==> flow/design.v <==
module cla(
		input  [3:0] A, B,
		input  CIN,
		output COUT,
		output [3:0] SUM,
		output [3:0] BAND,
		output [3:0] BXOR
	);
	wire [3:0] P, G; 
	assign P = A ^ B;
	assign G = A & B;
	wire [3:0] CARRY;
	assign CARRY[0] = G[0] | (P[0] & CIN);																															 
	assign CARRY[1] = G[1] | (P[1] & G[0]) | (P[1] & P[0] & CIN);																							 
	assign CARRY[2] = G[2] | (P[2] & G[1]) | (P[2] & P[1] & G[0]) | (P[2] & P[1] & P[0] & CIN);													 
	assign CARRY[3] = G[3] | (P[3] & G[2]) | (P[3] & P[2] & G[1]) | (P[3] & P[2] & P[1] & G[0]) | (P[3] & P[2] & P[1] & P[0] & CIN);  
	assign COUT  = CARRY[3];
	assign SUM = P ^ {CARRY[2:0], CIN};
	assign BXOR = P;
	assign BAND = G;
endmodule 
module cla_add(
		input  [3:0] A, B,
		input  CIN,
		output COUT,
		output [3:0] SUM
	);
	wire [3:0] P, G; 
	assign P = A ^ B;
	assign G = A & B;
	wire [3:0] CARRY;
	assign CARRY[0] = G[0] | (P[0] & CIN);																															 
	assign CARRY[1] = G[1] | (P[1] & G[0]) | (P[1] & P[0] & CIN);																							 
	assign CARRY[2] = G[2] | (P[2] & G[1]) | (P[2] & P[1] & G[0]) | (P[2] & P[1] & P[0] & CIN);													 
	assign CARRY[3] = G[3] | (P[3] & G[2]) | (P[3] & P[2] & G[1]) | (P[3] & P[2] & P[1] & G[0]) | (P[3] & P[2] & P[1] & P[0] & CIN);  
	assign COUT  = CARRY[3];
	assign SUM = P ^ {CARRY[2:0], CIN};
endmodule 
module cla32(
		input [31:0] A, B,
		input CIN,
		output OF,
		output [31:0] SUM, BAND, BXOR
	);
	wire [7:0] COUT;
	cla cla0(.A(A[3:0]  ), .B(B[3:0]), .CIN(CIN),     .COUT(COUT[0]), 
			   .SUM(SUM[3:0]  ), .BAND(BAND[3:0]  ), .BXOR(BXOR[3:0]  ));
	cla cla1(.A(A[7:4]  ), .B(B[7:4]), .CIN(COUT[0]), .COUT(COUT[1]), 
	         .SUM(SUM[7:4]  ), .BAND(BAND[7:4]  ), .BXOR(BXOR[7:4]  ));		
	cla cla2(.A(A[11:8] ), .B(B[11:8]), .CIN(COUT[1]), .COUT(COUT[2]), 
				.SUM(SUM[11:8] ), .BAND(BAND[11:8] ), .BXOR(BXOR[11:8] ));
	cla cla3(.A(A[15:12]), .B(B[15:12]), .CIN(COUT[2]), .COUT(COUT[3]), 
				.SUM(SUM[15:12]), .BAND(BAND[15:12]), .BXOR(BXOR[15:12]));
	cla cla4(.A(A[19:16]), .B(B[19:16]), .CIN(COUT[3]), .COUT(COUT[4]), 
				.SUM(SUM[19:16]), .BAND(BAND[19:16]), .BXOR(BXOR[19:16]));
	cla cla5(.A(A[23:20]), .B(B[23:20]), .CIN(COUT[4]), .COUT(COUT[5]), 
				.SUM(SUM[23:20]), .BAND(BAND[23:20]), .BXOR(BXOR[23:20]));
	cla cla6(.A(A[27:24]), .B(B[27:24]), .CIN(COUT[5]), .COUT(COUT[6]), 
				.SUM(SUM[27:24]), .BAND(BAND[27:24]), .BXOR(BXOR[27:24]));
	cla cla7(.A(A[31:28]), .B(B[31:28]), .CIN(COUT[6]), .COUT(COUT[7]), 
				.SUM(SUM[31:28]), .BAND(BAND[31:28]), .BXOR(BXOR[31:28]));
	assign OF = COUT[7];
endmodule 
module add(
		input [31:0] A, B,
		input CIN,
		output OF,
		output [31:0] SUM
	);
	wire [7:0] COUT;
	cla_add cla0(.A(A[3:0]  ), .B(B[3:0]), .CIN(CIN),     .COUT(COUT[0]), 
			   .SUM(SUM[3:0]  ));
	cla_add cla1(.A(A[7:4]  ), .B(B[7:4]), .CIN(COUT[0]), .COUT(COUT[1]), 
	         .SUM(SUM[7:4]  ));		
	cla_add cla2(.A(A[11:8] ), .B(B[11:8]), .CIN(COUT[1]), .COUT(COUT[2]), 
				.SUM(SUM[11:8] ));
	cla_add cla3(.A(A[15:12]), .B(B[15:12]), .CIN(COUT[2]), .COUT(COUT[3]), 
				.SUM(SUM[15:12]));
	cla_add cla4(.A(A[19:16]), .B(B[19:16]), .CIN(COUT[3]), .COUT(COUT[4]), 
				.SUM(SUM[19:16]));
	cla_add cla5(.A(A[23:20]), .B(B[23:20]), .CIN(COUT[4]), .COUT(COUT[5]), 
				.SUM(SUM[23:20]));
	cla_add cla6(.A(A[27:24]), .B(B[27:24]), .CIN(COUT[5]), .COUT(COUT[6]), 
				.SUM(SUM[27:24]));
	cla_add cla7(.A(A[31:28]), .B(B[31:28]), .CIN(COUT[6]), .COUT(COUT[7]), 
				.SUM(SUM[31:28]));
	assign OF = COUT[7];
endmodule 
`timescale 1ns / 1ps
module alu(
		input  [31:0] A, B,
		input  [3:0]  CTRL,
		input  [3:0]  BRANCHCONDITION,
		output reg [31:0] OUT,
		output reg BRANCHFLAG
	);
	reg  [31:0] A_ALU, B_ALU;
	wire [31:0] SUM, BAND, BXOR;
	reg   CIN;
	cla32 cla32_0(.A(A_ALU),  .B(B_ALU^{32{CIN}}),  .CIN(CIN),  .OF(),  .SUM(SUM),  .BAND(BAND),  .BXOR(BXOR));
	parameter ADD = 4'b0000,  SUB = 4'b0001,  SLL = 4'b0010, 
				 SRL = 4'b0011,  SRA = 4'b0100,  AND = 4'b0101,
				 OR  = 4'b0110,  XOR = 4'b0111,  SLT = 4'b1000, 
				 SLTU = 4'b1001;
	parameter BEQ = 4'b1000, BNE = 4'b1001, BLT = 4'b1100,
				 BGE = 4'b1101, BLTU= 4'b1110, BGEU= 4'b1111,
				 JMP = 4'b1010; 
	always@(*) begin
		case (CTRL)
			ADD: 
				begin 
					CIN <= 1'b0;  
					A_ALU <= A;     
					B_ALU <= B;     
					OUT <= SUM;     
				end
			SUB: 
				begin 
					CIN <= 1'b1;  
					A_ALU <= A;     
					B_ALU <= B;     
					OUT <= SUM;	    
				end
			AND: 
				begin 
					CIN <= 1'b0;  
					A_ALU <= A;     
					B_ALU <= B;	   
					OUT <= BAND;    
				end	
			OR:  
				begin 
					CIN <= 1'b0;  
					A_ALU <= A;     
					B_ALU <= B;     
					OUT <= A|B;     
				end
			XOR: 
				begin 
					CIN <= 1'b0;  
					A_ALU <= A;     
					B_ALU <= B;     
					OUT <= BXOR;    
				end
			SLL: 
				begin 
					CIN <= 1'b0;  
					A_ALU <= A; 
					B_ALU <= B;	
					OUT <= A << B;  
				end
			SRL: 
				begin 
					CIN <= 1'b0;  
					A_ALU <= A; 
					B_ALU <= B; 
					OUT <= A >> B;  
				end
			SRA: 
				begin 
					CIN <= 1'b0;  
					A_ALU <= A; 
					B_ALU <= B; 
					OUT <= $signed(A) >>> B; 
				end
			SLT: 
				begin 
					CIN <= 1'b1;  
					A_ALU <= A;     
					B_ALU <= B;     
					OUT <= {31'b0, SUM[31]}; 
				end
			SLTU:
				begin 
					CIN <= 1'b0;  
					A_ALU <= A; 
					B_ALU <= B; 
					OUT <= (A < B) ? 32'b1 : 32'b0; 
				end
			default:	
				begin	
					A_ALU <= A; 
					B_ALU <= B; 
					CIN	<= 1'b0; 
					OUT <= SUM;
				end
		endcase
		case(BRANCHCONDITION)
			BEQ:
				BRANCHFLAG <= ~|{SUM};
			BNE:
				BRANCHFLAG <= |{SUM};
			BLT:
				BRANCHFLAG <= OUT[0];
			BGE:
				BRANCHFLAG <= ~OUT[0];
			BLTU:
				BRANCHFLAG <= OUT[0];
			BGEU:
				BRANCHFLAG <= ~OUT[0];
			JMP:
				BRANCHFLAG <= 1'b1;
			default:
				BRANCHFLAG <= 1'b0;
		endcase
	end
endmodule 
module alu_ctrl(
		input [1:0] ALUOp,
		input [2:0] FUNC3,
		input FUNC7, IMMFLAG,
		output reg [3:0] ALUCTRL,
		output reg [3:0] BRANCHCONDITION
	);
	parameter ADD = 4'b0000,  SUB = 4'b0001,  SLL = 4'b0010, 
				 SRL = 4'b0011,  SRA = 4'b0100,  AND = 4'b0101,
				 OR  = 4'b0110,  XOR = 4'b0111,  SLT = 4'b1000, 
				 SLTU = 4'b1001;
	always@(*) begin
		if (ALUOp == 2'b10) begin	 
			case (FUNC3)
				3'b000:
					begin
						if (FUNC7 && ~IMMFLAG)
							ALUCTRL <= SUB;
						else
							ALUCTRL <= ADD;
					end
				3'b001:
					ALUCTRL <= SLL;
				3'b010:
					ALUCTRL <= SLT;
				3'b011:
					ALUCTRL <= SLTU;
				3'b100:
					ALUCTRL <= XOR;
				3'b101:
					begin
						if (~FUNC7) 
							ALUCTRL <= SRL;
						else 
							ALUCTRL <= SRA;
					end
				3'b110:
					ALUCTRL <= OR;
				3'b111:
					ALUCTRL <= AND;
				default:
					ALUCTRL <= ADD;
			endcase		
		end else if (ALUOp == 2'b00) begin
			ALUCTRL <= ADD;
		end else if (ALUOp == 2'b01) begin
			case(FUNC3[2:1])
				2'b00:
					ALUCTRL <= SUB;
				2'b10:
					ALUCTRL <= SLT;
				2'b11:
					ALUCTRL <= SLTU;
				default:
					ALUCTRL <= ADD;
			endcase
		end else begin
			ALUCTRL <= ADD;
		end
		if (ALUOp == 2'b01) begin
			BRANCHCONDITION <= {1'b1,FUNC3};
		end else if (ALUOp == 2'b11) begin
			BRANCHCONDITION <= 4'b1010;
		end else begin
			BRANCHCONDITION <= 4'b0000;
		end
	end	
endmodule 
`timescale 1ns / 1ps
module Control_Unit(
    input [31:0] instruction,   
	 input clk,
	 output reg MEMWRITE, ALUSRC, REGWRITE, IMMTOREG, STALLSIG,
	 output reg [1:0] ALUOP, BRANCH, REGWRITESEL
);
    always @(*) begin
        case (instruction[6:0])
            7'b0110011:  
					begin
						ALUSRC       <= 1'b0;
						IMMTOREG     <= 1'b0;
						STALLSIG		 <= 1'b0;
						REGWRITE     <= 1'b1;
						MEMWRITE     <= 1'b0;
						ALUOP        <= 2'b10;
						BRANCH       <= 2'b01;
						REGWRITESEL  <= 2'b00;
					end
            7'b0010011: 
					begin
						ALUSRC       <= 1'b1;
						IMMTOREG     <= 1'b0;
						STALLSIG		 <= 1'b0;
						REGWRITE     <= 1'b1;
						MEMWRITE     <= 1'b0;
						ALUOP        <= 2'b10;
						BRANCH       <= 2'b01;
						REGWRITESEL  <= 2'b00;
					end
            7'b0000011: 
					begin
						ALUSRC       <= 1'b1;
						IMMTOREG     <= 1'b1;
						STALLSIG		 <= 1'b1;
						REGWRITE     <= 1'b1;
						MEMWRITE     <= 1'b0;
						ALUOP        <= 2'b00;
						BRANCH       <= 2'b01;
						REGWRITESEL  <= 2'b01;
					end
            7'b1100111: 
					begin
						ALUSRC       <= 1'b1;
						IMMTOREG     <= 1'b0;
						STALLSIG		 <= 1'b0;
						REGWRITE     <= 1'b1;
						MEMWRITE     <= 1'b0;
						ALUOP        <= 2'b11;
						BRANCH       <= 2'b10;
						REGWRITESEL  <= 2'b10;
					end
            7'b0100011: 
					begin
						ALUSRC       <= 1'b1;
						IMMTOREG     <= 1'b0;
						STALLSIG		 <= 1'b0;
						REGWRITE     <= 1'b0;
						MEMWRITE     <= 1'b1;
						ALUOP        <= 2'b00;
						BRANCH       <= 2'b01;
						REGWRITESEL  <= 2'b00;
					end
            7'b1100011: 
					begin
						ALUSRC       <= 1'b0;
						IMMTOREG     <= 1'b0;
						STALLSIG		 <= 1'b0;
						REGWRITE     <= 1'b0;
						MEMWRITE     <= 1'b0;
						ALUOP        <= 2'b01;
						BRANCH       <= 2'b11;
						REGWRITESEL  <= 2'b00;
					end
            7'b0110111: 
					begin
						ALUSRC       <= 1'b1;
						IMMTOREG     <= 1'b1;
						STALLSIG		 <= 1'b0;
						REGWRITE     <= 1'b1;
						MEMWRITE     <= 1'b0;
						ALUOP        <= 2'b00;		 
						BRANCH       <= 2'b01;
						REGWRITESEL  <= 2'b00;		 
					end
            7'b0010111: 
					begin
						ALUSRC       <= 1'b1;
						IMMTOREG     <= 1'b0;
						STALLSIG		 <= 1'b0;
						REGWRITE     <= 1'b1;
						MEMWRITE     <= 1'b0;
						ALUOP        <= 2'b00;
						BRANCH       <= 2'b01;
						REGWRITESEL  <= 2'b11;
					end
            7'b1101111: 
					begin
						ALUSRC       <= 1'b1;
						IMMTOREG     <= 1'b0;
						STALLSIG		 <= 1'b0;
						REGWRITE     <= 1'b1;
						MEMWRITE     <= 1'b0;
						ALUOP        <= 2'b11;
						BRANCH       <= 2'b11;
						REGWRITESEL  <= 2'b10;
					end
            default: 
					begin
						ALUSRC       <= 1'b1;
						IMMTOREG     <= 1'b0;
						STALLSIG		 <= 1'b0;
						REGWRITE     <= 1'b0;
						MEMWRITE     <= 1'b0;
						ALUOP        <= 2'b00;
						BRANCH       <= 2'b01;
						REGWRITESEL  <= 2'b00;
					end
        endcase
    end
endmodule 
`timescale 1ns / 1ps
module datafwd(
		input [4:0] rs1, rs2, exerd, memrd, 
		input ctrl_alusrc, clk, E_REGWRITE, M_REGWRITE, E_MEMWRITE, M_MEMWRITE,
		output reg [1:0] rs1sel, rs2sel, ddatasel
	);
	always@(posedge clk) begin
		if ((rs1 == exerd) & (E_REGWRITE | E_MEMWRITE) & (rs1 != 5'b0))
			rs1sel <= 2'b01;
		else if ((rs1 == memrd) & (M_REGWRITE | M_MEMWRITE) & (rs1 != 5'b0))
			rs1sel <= 2'b10;
		else
			rs1sel <= 2'b00;
		if (ctrl_alusrc)
			rs2sel <= 2'b11;
		else if ((rs2 == exerd) & (E_REGWRITE | E_MEMWRITE) & (rs2 != 5'b0))
			rs2sel <= 2'b01;
		else if ((rs2 == memrd) & (M_REGWRITE | M_MEMWRITE) & (rs2 != 5'b0))
			rs2sel <= 2'b10;
		else
			rs2sel <= 2'b00;
		if ((rs2 == exerd) & (E_REGWRITE | E_MEMWRITE) & (rs2 != 5'b0))
			ddatasel <= 2'b01;
		else if ((rs2 == memrd) & (M_REGWRITE | M_MEMWRITE) & (rs2 != 5'b0))
			ddatasel <= 2'b10;
		else
			ddatasel <= 2'b00;
	end
endmodule 
`timescale 1ns / 1ps
module immediate_gen(
		input  [31:0] INSTRUCTION,
		output reg [31:0] IMMEDIATE_OUT
	);
	always@(*) begin
		case(INSTRUCTION[6:0])				
			7'b0110111:							 
				begin
					IMMEDIATE_OUT[31:12] <= INSTRUCTION[31:12];
					IMMEDIATE_OUT[11:0]  <= 12'b0;
				end
			7'b0010111:							 
				begin
					IMMEDIATE_OUT[31:11] <= {INSTRUCTION[31], INSTRUCTION[31:12]};
					IMMEDIATE_OUT[10:0]  <= 11'b0;
				end
			7'b1101111:							 
				begin
					IMMEDIATE_OUT[31:19] <= {13{INSTRUCTION[31]}};
					IMMEDIATE_OUT[18:11] <= INSTRUCTION[19:12];
					IMMEDIATE_OUT[10]    <= INSTRUCTION[20];
					IMMEDIATE_OUT[9:0]  <= INSTRUCTION[30:21];
				end
			7'b1100111:							 
				begin
					IMMEDIATE_OUT[31:12] <= {20{INSTRUCTION[31]}};
					IMMEDIATE_OUT[11:0]  <= INSTRUCTION[31:20];
				end
			7'b0010011:							 
				begin
					if ((INSTRUCTION[14:12] == 3'b001)|(INSTRUCTION[14:12] == 3'b101)) begin
						IMMEDIATE_OUT[31:5]  <= 27'b0;
						IMMEDIATE_OUT[4:0]   <= INSTRUCTION[24:20];
					end else begin
						IMMEDIATE_OUT[31:12] <= {20{INSTRUCTION[31]}};
						IMMEDIATE_OUT[11:0]  <= INSTRUCTION[31:20];
					end						
				end
			7'b0100011:		 
				begin
					IMMEDIATE_OUT[31:12] <= {20{INSTRUCTION[31]}};
					IMMEDIATE_OUT[11:5]  <= INSTRUCTION[31:25];
					IMMEDIATE_OUT[4:0]   <= INSTRUCTION[11:7];
				end
			7'b0000011:		 
				begin
					IMMEDIATE_OUT[31:12] <= {20{INSTRUCTION[31]}};
					IMMEDIATE_OUT[11:0]  <= INSTRUCTION[31:20];
				end
			7'b1100011:		 
				begin
					IMMEDIATE_OUT[31:12] <= {20{INSTRUCTION[31]}};
					IMMEDIATE_OUT[11]    <= INSTRUCTION[31];
					IMMEDIATE_OUT[10]    <= INSTRUCTION[7];
					IMMEDIATE_OUT[9:4]  <= INSTRUCTION[30:25];
					IMMEDIATE_OUT[3:0]   <= INSTRUCTION[11:8];
				end
			default:
				IMMEDIATE_OUT[31:0] <= 32'b0;
		endcase
	end
endmodule 
`timescale 1ns / 1ps
module Register_File(
    input [4:0] Read_reg01,  
    input [4:0] Read_reg02,  
    input [4:0] Write_reg,    
    input [31:0] Write_data,  
    output reg [31:0] Read_data01,
    output reg [31:0] Read_data02,
    input write_signal ,
    input clk
   );
    reg [31:0] registers [31:0]; 
    always @(*) begin
        Read_data01    = registers[Read_reg01];
        Read_data02    = registers[Read_reg02];
    end
    always @(negedge clk) begin
		registers[0] <= 32'b0;
        if (write_signal) begin
				if (Write_reg != 5'b0) 
					registers[Write_reg] <= Write_data;
        end
    end  
endmodule
`timescale 1ns / 1ps
module processor_main(
		input  clk, reset_n,                       
		input  [31:0] dmem_datain, 
		input  [31:0] imem_data,                   
		output [31:0] dmem_addr, dmem_dataout, PC,
		output dmem_rw, io_rw
   );
	reg [31:0] PFD_PC, PDE_PC, PEM_PC, PMW_PC, PFD_INST, PDE_IMM, PDE_RS1, PDE_RS2, PEM_RS2, PEM_PCADDIMM, PMW_PCADDIMM, PEM_ALUOUT, 
				  PEM_CALOUT, PMW_CALOUT, PMW_DOUT;				  
	reg [2:0] PDE_F3;
	reg PDE_F7, PDE_CTRL_MEMWRITE, PEM_CTRL_MEMWRITE, PDE_CTRL_REGWRITE, PEM_CTRL_REGWRITE, PMW_CTRL_REGWRITE, PDE_CTRL_ALUSRC, 
		 PDE_CRTL_IMMTOREG, PEM_BRANCHFLAG, PFD_TAKENFLAG, PDE_TAKENFLAG, PEM_TAKENFLAG;
	reg [1:0] PDE_CTRL_ALUOP, PDE_CTRL_BRANCH, PDE_CTRL_REGWRITESEL, PEM_CTRL_BRANCH, PEM_CTRL_REGWRITESEL, PMW_CTRL_REGWRITESEL;
	reg [4:0] PDE_RDA, PEM_RDA, PMW_RDA;
	wire STALL, PFD_FLUSH, PDE_FLUSH, TAKENFLAG;
	assign PC = PFD_PC;
	wire ALU_BRANCHFLAG, ALU_BRANCHFLAG_int;	
	assign ALU_BRANCHFLAG = (PEM_PC == 32'b0) ? 1'b0 : ALU_BRANCHFLAG_int;
   wire [31:0] next_instruction, PCADD4;     
   wire [31:0] inst;                 
	wire [31:0] data_rs1;
	wire [31:0] data_rs2, ALU_OUT, PCADDIMM;
	wire [31:0] REALBRANCH;
	assign REALBRANCH = ({(PDE_CTRL_BRANCH[1] & ALU_BRANCHFLAG), PDE_CTRL_BRANCH[0]} == 2'b00) ? PDE_PC :
							  ({(PDE_CTRL_BRANCH[1] & ALU_BRANCHFLAG), PDE_CTRL_BRANCH[0]} == 2'b01) ? PDE_PC :
							  ({(PDE_CTRL_BRANCH[1] & ALU_BRANCHFLAG), PDE_CTRL_BRANCH[0]} == 2'b10) ? ALU_OUT : PCADDIMM;
	add pcadd4(.A(PFD_PC), .B(32'd4), .CIN(1'b0), .OF(), .SUM(PCADD4));
	wire [31:0] NEXTPREDICTED;
	assign NEXTPREDICTED = PCADD4;	 
	assign TAKENFLAG = 1'b0;  
	assign next_instruction = (ALU_BRANCHFLAG ^ PDE_TAKENFLAG) ? REALBRANCH : NEXTPREDICTED;
	assign PFD_FLUSH = ALU_BRANCHFLAG ^ PDE_TAKENFLAG;
	assign PDE_FLUSH = ALU_BRANCHFLAG ^ PDE_TAKENFLAG;
   assign inst = imem_data;
	wire CTRL_MEMWRITE, CTRL_ALUSRC, CTRL_REGWRITE, CRTL_IMMTOREG;
	wire [1:0] CTRL_ALUOP, CTRL_BRANCH, CTRL_REGWRITESEL;
	Control_Unit cu(
		.instruction(PFD_INST),
		.clk(clk),
		.MEMWRITE(CTRL_MEMWRITE), 
		.ALUSRC(CTRL_ALUSRC), 
		.REGWRITE(CTRL_REGWRITE), 
		.IMMTOREG(CRTL_IMMTOREG),
		.STALLSIG(),
		.ALUOP(CTRL_ALUOP), 
		.BRANCH(CTRL_BRANCH), 
		.REGWRITESEL(CTRL_REGWRITESEL)
	);
	wire [31:0] REGWRITE_DATA;
	Register_File register(
		.Read_reg01(PFD_INST[19:15]),
		.Read_reg02(PFD_INST[24:20]),
		.Write_reg(PMW_RDA),
		.Write_data(REGWRITE_DATA),
		.Read_data01(data_rs1),
		.Read_data02(data_rs2),
		.write_signal(PMW_CTRL_REGWRITE),
		.clk(clk)
	);
	wire [31:0] IMM_EXT;  
	immediate_gen immgen(
		.INSTRUCTION(PFD_INST),
		.IMMEDIATE_OUT(IMM_EXT)		
	); 
	wire [3:0] ALU_OPCMD;
	wire [3:0] ALU_BRANCHCMD;
	wire [1:0] rs1sel, rs2sel, ddatasel;
	alu_ctrl aluctrl(
		.ALUOp(PDE_CTRL_ALUOP),
		.FUNC3(PDE_F3),
		.FUNC7(PDE_F7),
		.IMMFLAG(&{rs2sel}),  
		.ALUCTRL(ALU_OPCMD),
		.BRANCHCONDITION(ALU_BRANCHCMD)
	);
	datafwd fwd(
		.rs1(PFD_INST[19:15]), 
		.rs2(PFD_INST[24:20]), 
		.exerd(PDE_RDA), 
		.memrd(PEM_RDA), 
		.ctrl_alusrc(CTRL_ALUSRC),  
		.clk(clk),
		.E_REGWRITE(PDE_CTRL_REGWRITE), 
		.M_REGWRITE(PEM_CTRL_REGWRITE),
		.E_MEMWRITE(PDE_CTRL_MEMWRITE),
		.M_MEMWRITE(PEM_CTRL_MEMWRITE),
		.rs1sel(rs1sel), 
		.rs2sel(rs2sel),
		.ddatasel(ddatasel)
	);	
	wire [31:0] B_RS2_IMM;
	reg [31:0] ALU_A, ALU_B, E_RS2;
	always@(*) begin
		case (rs1sel)
			2'b00:
				ALU_A <= PDE_RS1;
			2'b01:
				ALU_A <= PEM_CALOUT;
			2'b10:
				ALU_A <= REGWRITE_DATA;
			2'b11:
				ALU_A <= PDE_RS1;
			default:
				ALU_A <= PDE_RS1;
		endcase
		case (rs2sel)
			2'b00:
				ALU_B <= PDE_RS2;
			2'b01:
				ALU_B <= PEM_CALOUT;
			2'b10:
				ALU_B <= REGWRITE_DATA;
			2'b11:
				ALU_B <= PDE_IMM;
			default:
				ALU_B <= PDE_RS2;
		endcase
		case (ddatasel)
			2'b00:
				E_RS2 <= PDE_RS2;
			2'b01:
				E_RS2 <= PEM_CALOUT;
			2'b10:
				E_RS2 <= REGWRITE_DATA;
			2'b11:
				E_RS2 <= PDE_RS2;
			default:
				E_RS2 <= PDE_RS2;
		endcase
	end
	alu alu(
		.A(ALU_A), 
		.B(ALU_B),
		.CTRL(ALU_OPCMD),
		.BRANCHCONDITION(ALU_BRANCHCMD),
		.OUT(ALU_OUT),
		.BRANCHFLAG(ALU_BRANCHFLAG_int)
	);
	wire [31:0] PCADDIMM_int;	
	add pcaddimm0(.A(PDE_PC), .B(PDE_IMM << 1), .CIN(1'b0), .OF(), .SUM(PCADDIMM_int));
	add pcaddimm1(.A(PCADDIMM_int), .B(~(32'd4)), .CIN(1'b1), .OF(), .SUM(PCADDIMM));
	wire [31:0] CAL_OUT;
	assign CAL_OUT = (PDE_CRTL_IMMTOREG == 1'b0) ? ALU_OUT : PDE_IMM;
	wire [31:0] DMEM_OUT;
	wire IOSEL;
	assign dmem_addr    = PEM_ALUOUT;
	assign dmem_dataout = PEM_RS2;
	assign DMEM_OUT     = dmem_datain;
	assign IOSEL = &{PEM_ALUOUT[31:2]};
	assign dmem_rw      = PEM_CTRL_MEMWRITE & ~IOSEL;
	assign io_rw        = PEM_CTRL_MEMWRITE & IOSEL;
	assign STALL = 1'b0;    
	assign REGWRITE_DATA = (PMW_CTRL_REGWRITESEL == 2'b00) ? PMW_CALOUT :
								  (PMW_CTRL_REGWRITESEL == 2'b01) ? PMW_DOUT : 
								  (PMW_CTRL_REGWRITESEL == 2'b10) ? PMW_PC : PMW_PCADDIMM;
	reg NEGEDGESTALL;
	always@(posedge clk or negedge reset_n) begin	
		if (~reset_n) begin
			PFD_PC   <= 32'b0;
			PFD_INST <= 32'b0;
			PFD_TAKENFLAG <= 1'b0;	
		end else	if (~STALL) begin
			if (PFD_FLUSH) begin
				PFD_PC   <= next_instruction;
				PFD_INST <= 32'b0;
				PFD_TAKENFLAG <= 1'b0;	
			end else begin
				PFD_PC   <= next_instruction;
				PFD_INST <= inst;
				PFD_TAKENFLAG <= TAKENFLAG;
			end
		end
	end
	always@(posedge clk or negedge reset_n) begin
		if (~reset_n) begin
			PDE_PC   <= 32'b0;
			PDE_F7   <= 1'b0;
			PDE_F3   <= 3'b0;
			PDE_IMM  <= 32'b0;
			PDE_RDA  <= 5'b0;
			PDE_RS1  <= 32'b0;
			PDE_RS2  <= 32'b0;
			PDE_TAKENFLAG		<= 1'b0;
			PDE_CTRL_REGWRITE <= 1'b0; 
			PDE_CTRL_MEMWRITE <= 1'b0; 
			PDE_CRTL_IMMTOREG <= 1'b0;			 
			PDE_CTRL_ALUOP    <= 1'b0;
			PDE_CTRL_BRANCH   <= 2'b01;
			PDE_CTRL_REGWRITESEL <= 2'b0;
		end else if (~STALL) begin
			if (PDE_FLUSH) begin
				PDE_PC   <= 32'b0;
				PDE_F7   <= 1'b0;
				PDE_F3   <= 3'b0;
				PDE_IMM  <= 32'b0;
				PDE_RDA  <= 5'b0;
				PDE_RS1  <= 32'b0;
				PDE_RS2  <= 32'b0;				
				PDE_TAKENFLAG		<= 1'b0;
				PDE_CTRL_REGWRITE <= 1'b0; 
				PDE_CTRL_MEMWRITE <= 1'b0; 
				PDE_CRTL_IMMTOREG <= 1'b0;			 
				PDE_CTRL_ALUOP    <= 1'b0;
				PDE_CTRL_BRANCH   <= 2'b01;
				PDE_CTRL_REGWRITESEL <= 2'b0;
			end else begin
				PDE_PC  <= PFD_PC;
				PDE_F7  <= PFD_INST[30];
				PDE_F3  <= PFD_INST[14:12];
				PDE_IMM <= IMM_EXT;
				PDE_RDA <= PFD_INST[11:7];
				PDE_RS1 <= data_rs1;
				PDE_RS2 <= data_rs2;
				PDE_TAKENFLAG <= PFD_TAKENFLAG;
				PDE_CTRL_REGWRITE <= CTRL_REGWRITE; 
				PDE_CTRL_MEMWRITE <= CTRL_MEMWRITE; 
				PDE_CRTL_IMMTOREG <= CRTL_IMMTOREG;			 
				PDE_CTRL_ALUOP    <= CTRL_ALUOP;				 
				PDE_CTRL_BRANCH   <= CTRL_BRANCH;	
				PDE_CTRL_REGWRITESEL <= CTRL_REGWRITESEL;
			end
		end
	end
	always@(posedge clk or negedge reset_n) begin
		if (~reset_n) begin
			PEM_PC      <= 32'b0;
			PEM_PCADDIMM <= 32'b0;
			PEM_RDA		<= 5'b0;
			PEM_ALUOUT  <= 32'b0;
			PEM_BRANCHFLAG <= 1'b0;
			PEM_RS2		<= 32'b0;
			PEM_CALOUT	<= 32'b0;
			PEM_TAKENFLAG <= 1'b0;
			PEM_CTRL_REGWRITE <= 1'b0;
			PEM_CTRL_MEMWRITE <= 1'b0;
			PEM_CTRL_BRANCH	<= 2'b01;
			PEM_CTRL_REGWRITESEL <= 2'b0;
		end else if (~STALL) begin
			PEM_PC      <= PDE_PC;
			PEM_PCADDIMM <= PCADDIMM;
			PEM_RDA		<= PDE_RDA;
			PEM_ALUOUT  <= ALU_OUT;
			PEM_BRANCHFLAG <= ALU_BRANCHFLAG;
			PEM_RS2		<= E_RS2;
			PEM_CALOUT	<= CAL_OUT;
			PEM_TAKENFLAG <= PDE_TAKENFLAG;
			PEM_CTRL_REGWRITE <= PDE_CTRL_REGWRITE;
			PEM_CTRL_MEMWRITE <= PDE_CTRL_MEMWRITE;
			PEM_CTRL_BRANCH	<= PDE_CTRL_BRANCH;
			PEM_CTRL_REGWRITESEL <= PDE_CTRL_REGWRITESEL;
		end
	end
	always@(posedge clk or negedge reset_n) begin
		if (~reset_n) begin
			PMW_PC       <= 32'b0;
			PMW_PCADDIMM <= 32'b0;
			PMW_RDA      <= 5'b0;
			PMW_CALOUT   <= 32'b0;
			PMW_DOUT     <= 32'b0;
			PMW_CTRL_REGWRITE <= 1'b0;
			PMW_CTRL_REGWRITESEL <= 2'b0;
		end else if (~STALL) begin
			PMW_PC       <= PEM_PC;
			PMW_PCADDIMM <= PEM_PCADDIMM;
			PMW_RDA      <= PEM_RDA;
			PMW_CALOUT   <= PEM_CALOUT;
			PMW_DOUT     <= DMEM_OUT;
			PMW_CTRL_REGWRITE <= PEM_CTRL_REGWRITE;
			PMW_CTRL_REGWRITESEL <= PEM_CTRL_REGWRITESEL;
		end		
	end								  
endmodule 
Tool chain data of processor_main
The steps from the RTL of processor_main to its reports follow in flow order.
Lines are those of the file above, counted from 1.
Library cell names are shortened.
{ "design": {"top": "processor_main", "clk_port": "clk", "cell_library": "sky130hd", "pvt_corner": "tt_025C_1v80"} }

Elaborated design
Counts by Yosys on the flattened word-level netlist (proc, flatten, opt, wreduce; memories kept). Register bits leave out memories and registers merged into their read ports (data or address); mux counts leave out enables and synchronous resets folded into registers. Print and check cells are left out. Cells with the same type and inputs are merged into one.
Memory sizes are those after Yosys's memory passes, which may raise the word count (mostly to a power of two), join words into wider ones and drop unused or constant bits.
{ "classes": {"addsub": 0, "logic": 732, "eq_ne": 56, "muxes": 66, "multipliers": 0, "n_div": 0, "shift": 3, "n_reduce_logical": 33, "n_cmp": 1} }
{ "ops": {"columns": ["op", "count"], "rows": [
  ["2-to-1 mux 32 bit", 15],
  ["AND 1 bit", 429],
  ["parallel mux 32 bit (select 8 bit)", 1],
  ["bitwise OR 1 bit", 225],
  ["XOR 4 bit", 48],
  ["parallel mux 32 bit (select 3 bit)", 2],
  ["parallel mux 32 bit (select 4 bit)", 1],
  ["AND 4 bit", 15],
  ["parallel mux 13 bit (select 4 bit)", 1],
  ["== test 4 bit with constant B", 9],
  ["< comparator 32 bit", 1],
  ["bitwise OR 32 bit", 1],
  ["XOR 32 bit", 1],
  ["<< shifter 32 x 32 -> 32 bit", 1],
  [">> shifter 32 x 32 -> 32 bit", 1],
  [">>> shifter 32 x 32 -> 32 bit", 1],
  ["zero test 32 bit", 1],
  ["OR reduction 32 bit", 1],
  ["parallel mux 4 bit (select 8 bit)", 1],
  ["AND reduction 30 bit", 1],
  ["NOT 4 bit", 7],
  ["parallel mux 7 bit (select 4 bit)", 1],
  ["== test 2 bit with constant B", 12],
  ["OR reduction 2 bit", 11],
  ["== test 7 x 6 -> 1 bit with constant B", 3],
  ["== test 7 bit with constant B", 3],
  ["== test 5 bit", 4],
  ["2-to-1 mux 5 bit", 4]
]} }
Not listed: further kinds 36, cells in them 90.
{ "word_totals": {"mem_bits_ro": 0, "regBits": 521, "clocked_rd_ports_x_width": 0, "memories": 1, "input_bits": 66, "latchBits": 0, "ram_bits": 1024} }
{ "mem_list": {"columns": ["memory", "size", "width", "rd", "wr", "line_no", "rtl"], "rows": [
  ["register.registers", 32, 32, 2, 2, 501, "reg [31:0] registers [31:0];"]
]} }

Longest topological paths
Yosys ltp: most cells in a row. Word level: on the elaborated netlist, between registers, memories and ports. Mapped: between sequential cells and ports; inverters and the memories' decode and read muxes count.
{ "logic_depth": {"word_depth": 41, "abc_area": 1, "ltp_mapped": 60, "mapped_depth_nobuf": 55} }

Mapped cells and area
The flow's flattened synthesis, as Yosys stat reports it; memories are mapped. The netlist is that of the ABC_AREA named above (0 if unset); the other value can give another one.
{ "types": {"columns": ["cell", "count"], "rows": [
  ["edfxtp_1", 992],
  ["dfrtp_1", 513],
  ["nand2_1", 2119],
  ["a21oi_1", 1271],
  ["o21ai_0", 617],
  ["inv_1", 621],
  ["clkbuf_1", 482],
  ["ha_1", 143],
  ["nand3_1", 337],
  ["nor2_1", 370],
  ["a211oi_1", 131],
  ["a221oi_1", 100],
  ["o311ai_0", 87],
  ["dfxtp_1", 38],
  ["a211oi_2", 59],
  ["a22oi_1", 87],
  ["xnor2_1", 60],
  ["o32ai_1", 41]
]} }
Not listed: further types 49, cells in them 697.
{ "mapped": {"seqArea_um2": 43439.2, "mapped_cells": 8765, "ff_cells": 1545, "mapped_area_um2": 79597.6, "n_buf": 620} }

Appendix: measured runs

Record of 6 stored runs of the RTL-to-layout flow on processor_main, platform sky130hd. The runs are unordered. Constraints: input delay and output delay 20% of the set period each, output load 0.01 pF.
"period_reached_ns" means the clock period less the worst setup slack. The figure is calculated, with input and output delays left at 20% of the set period.
"worstPathTime_ns" is the time allowed to the run's worst setup path (the clock period less input and output delay, where it has them) less its slack. Clock arrival times count: a late capture clock shortens it, a late launch clock lengthens it.
"power.total_mw": no workload was simulated; the value follows from the tool's default switching activity.
[
  {
    "run": "flow run 1",
    "settings": { "ABC_AREA": 1, "CAP_MARGIN": 0, "CELL_PAD_IN_SITES_DETAIL_PLACEMENT": 2, "CORE_MARGIN": 9, "CORE_UTILIZATION": 53, "GPL_ROUTABILITY_DRIVEN": 1, "GPL_TIMING_DRIVEN": 1, "HOLD_SLACK_MARGIN": 0.12, "PLACE_DENSITY_LB_ADDON": 0.28, "period_ns": 10.5, "SLEW_MARGIN": 20 },
    "outcome": "incomplete, placement halted on a tool error"
  },
  {
    "run": "flow run 2",
    "settings": { "CORE_ASPECT_RATIO": 1.16, "CORE_MARGIN": 7, "CORE_UTILIZATION": 22, "CTS_CLUSTER_SIZE": 12, "PLACE_DENSITY": 0.57, "SLEW_MARGIN": 0, "TNS_END_PERCENT": 95, "period_ns": 12.9, "CAP_MARGIN": 20 },
    "results": { "fin_hold_ws_ns": 0.315, "final_stdcell_area_um2": 95460.3, "yosys.chip_area_um2": 77889.7, "worstPathTime_ns": 10.29, "timing.worst_path_kind": "register to register", "period_reached_ns": 10.292, "total_die_area_um2": 370946.0, "finalUtil_pct": 27.1, "power.total_mw": 14.500, "fin_tns_ns": 0.000, "fin_ws_ns": 2.608 }
  },
  {
    "run": "flow run 3",
    "settings": { "CELL_PAD_IN_SITES_DETAIL_PLACEMENT": 0, "CORE_MARGIN": 7, "CORE_UTILIZATION": 64, "CTS_CLUSTER_DIAMETER": 366, "CTS_CLUSTER_SIZE": 84, "GPL_TIMING_DRIVEN": 0, "PLACE_DENSITY_LB_ADDON": 0.16, "SETUP_SLACK_MARGIN": 1.06, "period_ns": 5.62, "CAP_MARGIN": 20, "SLEW_MARGIN": 20 },
    "outcome": "incomplete, routing halted on GRT-0232"
  },
  {
    "run": "flow run 4",
    "settings": { "CORE_UTILIZATION": 40, "period_ns": 11.0, "CAP_MARGIN": 20, "CORE_MARGIN": 2, "SLEW_MARGIN": 20 },
    "results": { "fin_hold_ws_ns": 0.345, "final_stdcell_area_um2": 93283.2, "yosys.chip_area_um2": 77889.7, "worstPathTime_ns": 9.93, "timing.worst_path_kind": "register to register", "period_reached_ns": 9.928, "total_die_area_um2": 198270.0, "finalUtil_pct": 48.3, "power.total_mw": 17.129, "fin_tns_ns": 0.000, "fin_ws_ns": 1.072 }
  },
  {
    "run": "flow run 5",
    "settings": { "CORE_UTILIZATION": 40, "period_ns": 10.7, "CAP_MARGIN": 20, "CORE_MARGIN": 2, "SLEW_MARGIN": 20 },
    "results": { "fin_hold_ws_ns": 0.342, "final_stdcell_area_um2": 93270.7, "yosys.chip_area_um2": 77889.7, "worstPathTime_ns": 9.60, "timing.worst_path_kind": "register to register", "period_reached_ns": 9.596, "total_die_area_um2": 198270.0, "finalUtil_pct": 48.3, "power.total_mw": 17.616, "fin_tns_ns": 0.000, "fin_ws_ns": 1.104 }
  },
  {
    "run": "flow run 6",
    "settings": { "ABC_AREA": 1, "CELL_PAD_IN_SITES_GLOBAL_PLACEMENT": 3, "CORE_UTILIZATION": 66, "GPL_ROUTABILITY_DRIVEN": 0, "MAX_ROUTING_LAYER": "met5", "MIN_ROUTING_LAYER": "met1", "PLACE_DENSITY_LB_ADDON": 0.19, "SETUP_SLACK_MARGIN": 0.51, "period_ns": 9.75, "CAP_MARGIN": 20, "CORE_MARGIN": 2, "SLEW_MARGIN": 20 },
    "outcome": "incomplete, placement halted on FLW-0024"
  }
]
